==> flow/design.v <==
`timescale 1ps/1ps
module geofence ( clk,reset,X,Y,valid,is_inside);
  input clk;
  input reset;
  input [9:0] X;
  input [9:0] Y;
  output reg valid;
  output reg is_inside;
  reg me;
  reg  signed [11:0] ma,mb;
  wire signed [23:0] mo; 
  wire mv;
  multi_div #(
    .SIZE_A(12),
    .SIZE_B(12),
    .SIGNED(1),
    .STEP_SIZE(1) 
  ) multi_u1(
    .clk(clk),.reset(reset),
    .en(me),
    .select(1'b0),
    .a(ma),
    .b(mb),
    .P(mo),
    .div_zero(),
    .Valid(mv),
    .Busy()
  );
  reg [2:0] state;
  reg [2:0] state_counter_0,state_counter_1;
  reg [2:0] state_step;
  reg [9:0] check_point [1:0];
  reg [9:0] geofence_point [5:0][1:0];
  reg       check_signed;
  reg signed [26:0] DATA_REG;
  parameter READ_DATA     = 0;
  parameter SORT_POINT    = 1;
  parameter CHECK_IN_SIDE = 2;
  parameter DATA_OUT      = 3;
  integer i;
  always @(posedge clk or posedge reset) begin
    if (reset) begin
      state <= READ_DATA;
      state_step <= 0;
      state_counter_0 <= 0;
      state_counter_1 <= 0;
      me <= 0;
      is_inside <= 1;
    end else begin
      case (state)
        READ_DATA:begin
          if(state_counter_0==0)begin
            check_point[0] <= X;
            check_point[1] <= Y;
            state_counter_0 <= state_counter_0 + 1;
          end
          else begin
            if(state_counter_0 == 6)begin
              state <= SORT_POINT;
              state_counter_0 <= 1;
              state_counter_1 <= 2;
              me <= 0;
            end
            else state_counter_0 <= state_counter_0 + 1;
            geofence_point[state_counter_0-1][0] <= X;
            geofence_point[state_counter_0-1][1] <= Y;
          end 
        end
        SORT_POINT:begin
          case(state_step)
            0:begin
              ma <= (geofence_point[state_counter_0][0] - geofence_point[0][0]) ;  
              mb <= (geofence_point[state_counter_1][1] - geofence_point[0][1]) ;  
              me <= 1;
              state_step <= state_step + 1;
            end
            1:begin
              me <= 0;
              if(mv)begin
                me <= 1;
                DATA_REG <= mo; 
                state_step <= state_step + 1;
                ma <= (geofence_point[state_counter_0][1] - geofence_point[0][1]) ;  
                mb <= (geofence_point[state_counter_1][0] - geofence_point[0][0]) ;  
              end
            end
            2:begin
              me <= 0;
              if(mv)begin
                DATA_REG <= $signed($signed(DATA_REG)-$signed(mo));
                state_step <= state_step + 1;
              end
            end
            3:begin
                if( $signed(DATA_REG) <= 0 )begin
                  geofence_point[state_counter_0][0] <= geofence_point[state_counter_1][0]; 
                  geofence_point[state_counter_0][1] <= geofence_point[state_counter_1][1]; 
                  geofence_point[state_counter_1][0] <= geofence_point[state_counter_0][0]; 
                  geofence_point[state_counter_1][1] <= geofence_point[state_counter_0][1]; 
                end
              state_step <= state_step + 1;
            end
            4:begin
              if(state_counter_0==4)begin
                state <= CHECK_IN_SIDE;
                state_counter_0 <= 0;
                state_counter_1 <= 0;
              end
              else if(state_counter_1==5)begin
                state_counter_0 <= state_counter_0 + 1;
                state_counter_1 <= state_counter_0 + 2;
              end 
              else begin
                state_counter_1 <= state_counter_1 + 1;
              end
              state_step <= 0;
            end
          endcase
        end
        CHECK_IN_SIDE:begin
          case(state_step)
            0:begin 
              ma <= (geofence_point[state_counter_0][0] - check_point[0] );
              mb <= (geofence_point[ ((state_counter_0+1)==6 ? 0:(state_counter_0+1)) ][1] - geofence_point[state_counter_0][1] );
              me <= 1;
              state_step <= state_step + 1;
            end
            1:begin
              me <= 0;
              if(mv)begin
                DATA_REG <= mo;
                state_step <= state_step + 1;
              end
            end
            2:begin
              ma <= (geofence_point[state_counter_0][1] - check_point[1] );
              mb <= (geofence_point[ ((state_counter_0+1)==6 ? 0:(state_counter_0+1)) ][0] - geofence_point[state_counter_0][0]);
              me <= 1;
              state_step <= state_step + 1;
            end
            3:begin
              me <= 0;
              if(mv)begin
                if(state_counter_0==0) begin
                  check_signed <= (($signed(DATA_REG)-$signed(mo))>0)? 1:0;
                  state_counter_0 <= state_counter_0 + 1;
                end
                else begin
                  if(check_signed != ((($signed(DATA_REG)-$signed(mo))>0)? 1:0) )begin
                    is_inside <= 0;
                    state <= DATA_OUT;
                  end else if(state_counter_0==5)begin
                    state <= DATA_OUT;
                  end else begin
                    state_counter_0 <= state_counter_0 + 1;
                  end
                end
                state_step <= 0;
              end
            end
          endcase
        end
        default begin
          state <= READ_DATA;
          state_step <= 0;
          state_counter_0 <= 0;
          state_counter_1 <= 0;
          me <= 0;
          is_inside <= 1;
        end
      endcase
    end
  end
  always@(*)begin
    valid <= (state == DATA_OUT) ? 1'b1:1'b0;
  end
endmodule
module multi_div
#(
  parameter SIZE_A = 128,
  parameter SIZE_B = 64,
  parameter SIGNED = 0,
  parameter STEP_SIZE = 1 
)(
  input wire clk,reset,
  input wire en,
  input wire select,
  input wire [SIZE_A-1:0] a,
  input wire [SIZE_B-1:0] b,
  output reg [SIZE_A+SIZE_B-1:0] P,
  output reg div_zero,
  output reg Valid,
  output reg Busy
);
  parameter READ_IN       = 0,
            CALCULATE     = 1,
            PREPARE_DATA  = 2,
            DATA_OUT      = 3;
  reg [1:0] state;
  reg [9:0] state_counter;
  reg neg_signed;
  reg [SIZE_A-1:0] data_b;
  reg [SIZE_A+SIZE_B:0] r;   
  always@(*)begin
    Valid <= (state == DATA_OUT) ? 1'b1:1'b0;
    Busy  <= (state == CALCULATE || state == PREPARE_DATA) ? 1'b1:1'b0;
  end
  always@(posedge clk or posedge reset)begin
    if(reset)begin
      state <= READ_IN;
      state_counter <= 0;
    end else begin
      case(state)
        READ_IN   :begin
          if(en)begin
            if(select && b==0)begin
              state <= DATA_OUT;
              div_zero <= 1;
            end else begin
              state <= CALCULATE;
              div_zero <= 0;
            end 
            state_counter <= 0;
          end  
        end
        CALCULATE :begin
          if(state_counter == (SIZE_A/STEP_SIZE)-1)begin
            state <= PREPARE_DATA;
            state_counter <= 0;
          end
          else begin
            state_counter <= state_counter + 1;
          end
        end
        PREPARE_DATA:begin
          state <= DATA_OUT;
          state_counter <= 0;
        end
        DATA_OUT  :begin
          state <= READ_IN;
          state_counter <= 0;
        end
        default begin
          state <= READ_IN;
          state_counter <= 0;
        end
      endcase
    end
  end
  reg [SIZE_A-1:0] na;
  reg [SIZE_B-1:0] nb;
  reg in_select;
  integer i;
  always@(posedge clk or posedge reset)begin
    if(reset)begin
      r = 0;
      data_b = 0;
			P = 0;
      neg_signed = 0;
    end else begin
      case(state)
        READ_IN   :begin
          if(en)begin
            if(SIGNED)begin
              neg_signed = a[SIZE_A-1] ^ b[SIZE_B-1];
              na = a[SIZE_A-1] ? -a:a;
              nb = b[SIZE_B-1] ? -b:b;
            end
            else begin
              na = a;
              nb = b;
            end
            r = {na,1'b0,{SIZE_B{1'b0}}};
            data_b = nb;
            in_select = select;
          end  
        end
        CALCULATE :begin
          for(i=0;i<STEP_SIZE;i=i+1)begin 
          	r = r[SIZE_A+SIZE_B] ? ((r<<1)+data_b) : (r<<1);
          end
        end
        PREPARE_DATA:begin
          P = r[SIZE_A+SIZE_B-1:0];
          if(neg_signed)begin
            P = -P;
          end
        end
      endcase
    end
  end
endmodule
# Tool chain data of geofence
# Module geofence before and after one edit of its RTL, step after step.
# "before" refers to lines of the RTL above, "after" to lines of the edited file.
# "change" is "after" less "before", of the values as shown; "change_rel_pct" is that difference over "before", in percent.
# Operators carry their Yosys type and port widths (W data, S select, Z words).
# Cell names lack the library's common part.
# The mark -- stands for no value.
[inputs]
design = "geofence"
clk_port = "clk"
lib = "sky130hd"
pvt_corner = "tt_025C_1v80"

# Diff
# The edit as a unified diff against the file above.
# A script made this edit. It changes what the design does and was not meant as an optimisation.
# begin of diff
@@ -1,10 +1,12 @@
 `timescale 1ps/1ps
-module geofence ( clk,reset,X,Y,valid,is_inside);
+module geofence ( clk,reset,X_i,Y,valid,is_inside);
   input clk;
   input reset;
-  input [9:0] X;
+  input [9:0] X_i;
   input [9:0] Y;
   output reg valid;
   output reg is_inside;
+  reg [9:0] X;
+  always @(posedge clk) X <= X_i;
   reg me;
   reg  signed [11:0] ma,mb;
# end of diff

# Word-level counts
# Counts by Yosys on the flattened word-level netlist (proc, flatten, opt, wreduce). Print and check cells are left out.
[bits]
columns = ["element", "before", "after", "change", "change_rel_pct"]
rows = [
  ["reg_bits", 280, 290, 10, 3.57],
  ["inputBits", 22, 22, 0, 0.00],
  ["out_inout_bits", 2, 2, 0, 0.00],
  ["wordCells", 447, 448, 1, 0.22],
]
[classes]
columns = ["element", "before", "after", "change", "change_rel_pct"]
rows = [
  ["n_addsub", 28, 28, 0, 0.00],
  ["cmp", 2, 2, 0, 0.00],
  ["eq_ne", 132, 132, 0, 0.00],
  ["mux", 201, 201, 0, 0.00],
  ["n_logic", 5, 5, 0, 0.00],
  ["reduce_and_logical", 49, 49, 0, 0.00],
]
[ops]
columns = ["cell", "before", "after", "change", "change_rel_pct"]
rows = [
  ["$mux W10", 113, 113, 0, 0.00],
  ["$mux W3", 27, 27, 0, 0.00],
  ["$ne A3 B3 Y1 const B", 20, 20, 0, 0.00],
  ["$eq A4 B3 Y1 const B", 17, 17, 0, 0.00],
  ["$ne A2 B2 Y1 const B", 17, 17, 0, 0.00],
  ["$eq A4 B4 Y1 const B", 16, 16, 0, 0.00],
  ["$eq A3 B3 Y1 const B", 13, 13, 0, 0.00],
  ["$eq A3 B2 Y1 const B", 12, 12, 0, 0.00],
  ["$pmux W10 S2", 12, 12, 0, 0.00],
  ["$reduce_and A7 Y1", 12, 12, 0, 0.00],
  ["$mux W1", 10, 10, 0, 0.00],
  ["$eq A4 B2 Y1 const B", 8, 8, 0, 0.00],
  ["$logic_not A4 Y1", 8, 8, 0, 0.00],
  ["$sub A10 B10 Y11", 8, 8, 0, 0.00],
  ["$ne A5 B5 Y1 const B", 7, 7, 0, 0.00],
  ["$eq A3 B1 Y1 const B", 6, 6, 0, 0.00],
  ["$pmux W12 S2", 6, 6, 0, 0.00],
  ["$pmux W3 S3", 6, 6, 0, 0.00],
  ["$reduce_or A2 Y1", 6, 6, 0, 0.00],
  ["$eq A4 B1 Y1 const B", 4, 4, 0, 0.00],
  ["$mux W12", 4, 4, 0, 0.00],
  ["$not A1 Y1", 4, 4, 0, 0.00],
  ["$reduce_and A5 Y1", 4, 4, 0, 0.00],
  ["$sub A3 B3 Y3 const A", 4, 4, 0, 0.00],
  ["$add A4 B1 Y4 const B", 3, 3, 0, 0.00],
  ["$logic_not A3 Y1", 3, 3, 0, 0.00],
  ["$mux W27", 3, 3, 0, 0.00],
  ["$ne A3 B2 Y1 const B", 3, 3, 0, 0.00],
]
# Not every row of either side is listed.

# Logic depth
# Longest topological path by Yosys (ltp), each cell counted once; first at word level (registers and memories cut), then after technology mapping (sequential cells cut; the memories' decode and read muxes count).
[logic_depth]
columns = ["element", "before", "after", "change", "change_rel_pct"]
rows = [
  ["ltp_word", 12, 12, 0, 0.00],
  ["abc_area", "0", "0", "--", "--"],
  ["mapped_depth", 28, 26, -2, -7.14],
]

# Synthesis result
# Yosys stat after the flow's synthesis: flattened, memories mapped to cells. It holds for the ABC_AREA given above (unset counts as 0); a run with the other value may have another netlist.
[synth_totals]
columns = ["element", "before", "after", "change", "change_rel_pct"]
rows = [
  ["cell_count", 2829, 2851, 22, 0.78],
  ["synth_area_um2", 23704.0, 23806.6, 102.6, 0.43],
  ["sequential_area_um2", 7986.4, 8186.6, 200.2, 2.51],
  ["ffs", 281, 291, 10, 3.56],
]
[by_type]
columns = ["type", "before", "after", "change", "change_rel_pct"]
rows = [
  ["o211ai_1", 81, 95, 14, 17.28],
  ["a211oi_1", 25, 39, 14, 56.00],
  ["nand2_1", 442, 452, 10, 2.26],
  ["a221oi_1", 22, 32, 10, 45.45],
  ["o221ai_1", 5, 15, 10, 200.00],
  ["dfxtp_1", 0, 10, 10, "--"],
  ["mux2_2", 43, 34, -9, -20.93],
  ["nor2b_1", 40, 49, 9, 22.50],
  ["a21oi_1", 207, 199, -8, -3.86],
  ["clkbuf_1", 138, 146, 8, 5.80],
  ["nand4_1", 21, 13, -8, -38.10],
  ["nor2_1", 163, 156, -7, -4.29],
  ["xnor2_1", 57, 64, 7, 12.28],
  ["buf_6", 8, 1, -7, -87.50],
  ["a22oi_1", 34, 28, -6, -17.65],
  ["a21boi_0", 24, 30, 6, 25.00],
  ["o31ai_1", 20, 14, -6, -30.00],
  ["o21ai_1", 19, 13, -6, -31.58],
]
# Not every row of either side is listed.
# By module: a second synthesis without flattening, with its own total; a netlist apart from the flattened one above.
[hier_totals]
columns = ["element", "before", "after", "change", "change_rel_pct"]
rows = [
  ["cells_unflattened", 2854, 2945, 91, 3.19],
  ["area_unflattened_um2", 24006.8, 24449.7, 442.9, 1.84],
]
# Rows give one instance, submodules left out.
[modules_before]
columns = ["mod", "instances", "n_cells", "area_um2", "seq_area_um2"]
rows = [
  ["geofence", 1, 2303, 19204.7, 6083.3],
  ["multi_div", 1, 551, 4802.1, 1933.1],
]
[modules_after]
columns = ["mod", "instances", "n_cells", "area_um2", "seq_area_um2"]
rows = [
  ["geofence", 1, 2394, 19647.6, 6283.5],
  ["multi_div", 1, 551, 4802.1, 1933.1],
]

# Timing after synthesis
# OpenSTA on the mapped netlist: ideal clock, no wires. The path of least setup slack (recovery checks aside). Input and output delay are each 20% of the period. Register names are those of the netlist, which keeps one name where synthesis merged equal registers.
[synth_path]
columns = ["element", "before", "after", "change", "change_rel_pct"]
rows = [
  ["path_kind", "input -> register", "register -> register", "--", "--"],
  ["from", "input reset", "register state_counter_0[2]", "--", "--"],
  ["to", "register ma[0]", "register ma[10]", "--", "--"],
  ["period_ps", 5500, 5500, 0, 0.00],
  ["launch_ps", 1100, 0, -1100, -100.00],
  ["t_arrival_ps", 6984, 4694, -2290, -32.79],
  ["required_time_ps", 4978, 5342, 364, 7.31],
  ["path_slack_ps", -2005, 648, 2653, "--"],
  ["path_delay_ps", 6406, 4852, -1554, -24.26],
  ["driving_pins", 3, 25, 22, 733.33],
  ["path_buffers", 0, 3, 3, "--"],
  ["period_less_setup_slack_ps", 7505, 4852, -2653, -35.35],
]
# "path_delay_ps" = arrival - input delay + setup time.
# "driving_pins": output pins that drive a net of the path, with the launching flip-flop's if there is one; two outputs of one cell count as two.
# "period_less_setup_slack_ps" = period - worst setup slack (recovery checks aside). The figure is calculated, with input and output delays left at 20% of the set period.
# Between the ends stands the longest chain of elaborated cells between them, by number of cells; it is not shown to be the way that was timed. Of several equally long chains one is given.
# Each line given opens the expression or statement behind the cell; cells for indexed reads and writes are added by Yosys, which also makes memories of some case tables.
# A register here has more assigning lines than the two given.
[synth_via_before]
cell_sequence = "inv_1 -> o21ai_0 -> a2111oi_0"
elab_chain_cells = 2
cells_between = 2
[synth_rtl_before]
columns = ["element", "line_no", "rtl"]
rows = [
  ["start, declared", 4, "input reset;"],
  ["$not A1 Y1", "--", ""],
  ["$reduce_and A5 Y1", "--", ""],
  ["end, assigned", 72, "ma <= (geofence_point[state_counter_0][0] - geofence_point[0][0]) ;"],
  ["end, assigned", 83, "ma <= (geofence_point[state_counter_0][1] - geofence_point[0][1]) ;"],
  ["end, declared", 10, "reg  signed [11:0] ma,mb;"],
]
[synth_via_after]
cell_sequence = "dfrtp_1 -> clkbuf_1 -> inv_1 -> ha_1 -> clkbuf_1 -> clkbuf_1 -> clkinv_1 -> a221oi_1 -> o21ai_0 -> mux2_2 -> inv_1 -> ha_1 -> inv_1 -> fa_1 -> a21o_1 -> a21oi_1 -> nand2b_1 -> a21boi_0 -> o21ai_0 -> nand2b_1 -> a21oi_1 -> nor2b_1 -> o21ai_0 -> a22oi_1 -> a22oi_1"
elab_chain_cells = 10
cells_between = 38
[synth_rtl_after]
columns = ["element", "line_no", "rtl"]
rows = [
  ["start, declared", 32, "reg [2:0] state_counter_0,state_counter_1;"],
  ["start, assigned", 57, "state_counter_0 <= state_counter_0 + 1;"],
  ["start, assigned", 66, "else state_counter_0 <= state_counter_0 + 1;"],
  ["$sub A3 B3 Y3", 85, "ma <= (geofence_point[state_counter_0][1] - geofence_point[0][1]) ;"],
  ["$eq A3 B3 Y1", 85, ""],
  ["$pmux W10 S6", 85, ""],
  ["$mux W10", 81, "if(mv)begin"],
  ["$mux W10", 72, "case(state_step)"],
  ["$mux W10", 52, "case (state)"],
  ["$sub A10 B10 Y11", 85, ""],
  ["$mux W12", 81, ""],
  ["$pmux W12 S2", 72, ""],
  ["$pmux W12 S2", 52, ""],
  ["end, assigned", 74, "ma <= (geofence_point[state_counter_0][0] - geofence_point[0][0]) ;"],
  ["end, assigned", 85, ""],
  ["end, declared", 12, "reg  signed [11:0] ma,mb;"],
]

# Path in the finished layout
# Path of least setup slack in the final report of the runs of pair A (OpenROAD, finished layout, wires in). Where an end is a register, its clock arrival counts in the times.
# The path's times are printed in steps of 10 ps; the period is the one set.
[layout_path]
columns = ["element", "before", "after", "change", "change_rel_pct"]
rows = [
  ["path_kind", "register -> register", "register -> register", "--", "--"],
  ["from", "register state_counter_0[0]", "register state_counter_0[0]", "--", "--"],
  ["to", "register mb[10]", "register mb[9]", "--", "--"],
  ["period_ps", 5300, 5300, 0, 0.00],
  ["launch_ps", 560, 550, -10, -1.79],
  ["t_arrival_ps", 5220, 5260, 40, 0.77],
  ["required_time_ps", 5560, 5610, 50, 0.90],
  ["path_slack_ps", 340, 350, 10, "--"],
  ["driving_pins", 26, 22, -4, -15.38],
  ["path_buffers", 2, 2, 0, 0.00],
]
# Between the ends stands the longest chain of elaborated cells between them, by number of cells; it is not shown to be the way that was timed. Of several equally long chains one is given.
# A register here has more assigning lines than the two given.
[layout_via_before]
cell_sequence = "dfrtp_2 -> buf_4 -> inv_1 -> ha_1 -> nand2b_1 -> nor3_2 -> buf_4 -> a222oi_1 -> nand2_1 -> nor2_1 -> o21ai_0 -> o31ai_1 -> ha_1 -> fa_1 -> nor2b_1 -> o21ai_2 -> a21boi_0 -> o21ai_0 -> nand2b_1 -> and2_1 -> o21a_1 -> o21ai_0 -> nand2b_1 -> a211oi_1 -> a21oi_1 -> a21oi_1"
elab_chain_cells = 12
cells_between = 59
[layout_rtl_before]
columns = ["element", "line_no", "rtl"]
rows = [
  ["start, declared", 30, "reg [2:0] state_counter_0,state_counter_1;"],
  ["start, assigned", 55, "state_counter_0 <= state_counter_0 + 1;"],
  ["start, assigned", 64, "else state_counter_0 <= state_counter_0 + 1;"],
  ["$add A3 B1 Y4", 137, "mb <= (geofence_point[ ((state_counter_0+1)==6 ? 0:(state_counter_0+1)) ][0] - geofence_point[state_counter_0] ..."],
  ["$eq A4 B3 Y1", 137, ""],
  ["$mux W3", 137, ""],
  ["$sub A3 B3 Y3", 137, ""],
  ["$add A4 B1 Y4", 137, ""],
  ["$eq A4 B4 Y1", 137, ""],
  ["$pmux W10 S12", 137, ""],
  ["$mux W10", 121, "case(state_step)"],
  ["$mux W10", 50, "case (state)"],
  ["$sub A10 B10 Y11", 137, ""],
  ["$pmux W12 S2", 121, ""],
  ["$pmux W12 S2", 50, ""],
  ["end, assigned", 73, "mb <= (geofence_point[state_counter_1][1] - geofence_point[0][1]) ;"],
  ["end, assigned", 84, "mb <= (geofence_point[state_counter_1][0] - geofence_point[0][0]) ;"],
  ["end, declared", 10, "reg  signed [11:0] ma,mb;"],
]
[layout_via_after]
cell_sequence = "dfrtp_2 -> ha_1 -> buf_4 -> xor2_2 -> o21ai_1 -> buf_6 -> a221oi_1 -> nand2_1 -> a221o_1 -> nor2b_1 -> ha_1 -> nor2b_1 -> o21ai_0 -> a21boi_0 -> o21ai_0 -> nand2b_1 -> a21o_1 -> a21oi_1 -> o21ai_0 -> xor2_1 -> o22ai_1 -> a211oi_1"
elab_chain_cells = 12
cells_between = 59
[layout_rtl_after]
columns = ["element", "line_no", "rtl"]
rows = [
  ["start, declared", 32, "reg [2:0] state_counter_0,state_counter_1;"],
  ["start, assigned", 57, "state_counter_0 <= state_counter_0 + 1;"],
  ["start, assigned", 66, "else state_counter_0 <= state_counter_0 + 1;"],
  ["$add A3 B1 Y4", 139, "mb <= (geofence_point[ ((state_counter_0+1)==6 ? 0:(state_counter_0+1)) ][0] - geofence_point[state_counter_0] ..."],
  ["$eq A4 B3 Y1", 139, ""],
  ["$mux W3", 139, ""],
  ["$sub A3 B3 Y3", 139, ""],
  ["$add A4 B1 Y4", 139, ""],
  ["$eq A4 B4 Y1", 139, ""],
  ["$pmux W10 S12", 139, ""],
  ["$mux W10", 123, "case(state_step)"],
  ["$mux W10", 52, "case (state)"],
  ["$sub A10 B10 Y11", 139, ""],
  ["$pmux W12 S2", 123, ""],
  ["$pmux W12 S2", 52, ""],
  ["end, assigned", 75, "mb <= (geofence_point[state_counter_1][1] - geofence_point[0][1]) ;"],
  ["end, assigned", 86, "mb <= (geofence_point[state_counter_1][0] - geofence_point[0][0]) ;"],
  ["end, declared", 12, "reg  signed [11:0] ma,mb;"],
]

# Layout results
# Both versions went through the flow (Yosys, OpenROAD) with the same settings in each pair. Constraints: input delay and output delay 20% of the set period each, output load 0.01 pF.
[settings_pair_A]
period_ns = 5.3
CAP_MARGIN = 20
CORE_MARGIN = 2
CORE_UTILIZATION = 40
SLEW_MARGIN = 20
[results_pair_A]
columns = ["element", "before", "after", "change", "change_rel_pct"]
rows = [
  ["synthArea_um2", 23704.0, 23806.6, 102.6, 0.43],
  ["design.die.area_um2", 61224.1, 61484.2, 260.1, 0.42],
  ["stdcell_area_um2", 26210.1, 26434.1, 224.0, 0.85],
  ["post_route_util_pct", 44.6, 44.9, 0.3, "--"],
  ["final_setup_ws_ps", 341, 350, 9, "--"],
  ["tns_ps", 0, 0, 0, "--"],
  ["fin_hold_ws_ps", 475, 466, -9, "--"],
  ["totalPower_uw", 5078, 5304, 226, 4.45],
  ["timing.achieved_period_ps", 4959, 4950, -9, -0.18],
]
[settings_pair_B]
CORE_ASPECT_RATIO = 1.58
CORE_MARGIN = 6
CORE_UTILIZATION = 70
CTS_CLUSTER_DIAMETER = 342
GPL_ROUTABILITY_DRIVEN = 1
MAX_ROUTING_LAYER = "met4"
PLACE_DENSITY = 0.78
TNS_END_PERCENT = 35
period_ns = 4.8
CAP_MARGIN = 20
SLEW_MARGIN = 20
[results_pair_B]
columns = ["element", "before", "after", "change", "change_rel_pct"]
rows = [
  ["synthArea_um2", 23704.0, 23806.6, 102.6, 0.43],
  ["design.die.area_um2", 38538.3, 38695.5, 157.2, 0.41],
  ["stdcell_area_um2", 25848.5, 25953.6, 105.1, 0.41],
  ["post_route_util_pct", 77.6, 77.9, 0.3, "--"],
  ["final_setup_ws_ps", 117, 51, -66, "--"],
  ["tns_ps", 0, 0, 0, "--"],
  ["fin_hold_ws_ps", 488, 497, 9, "--"],
  ["totalPower_uw", 5122, 5110, -12, -0.23],
  ["timing.achieved_period_ps", 4683, 4749, 66, 1.41],
]
# By "timing.achieved_period_ps" is meant the clock period of the run minus its worst setup slack. This is arithmetic on one report: input and output delays are still those of the set period (20% each).
# "totalPower_uw": no workload was simulated; the value follows from the tool's default switching activity.
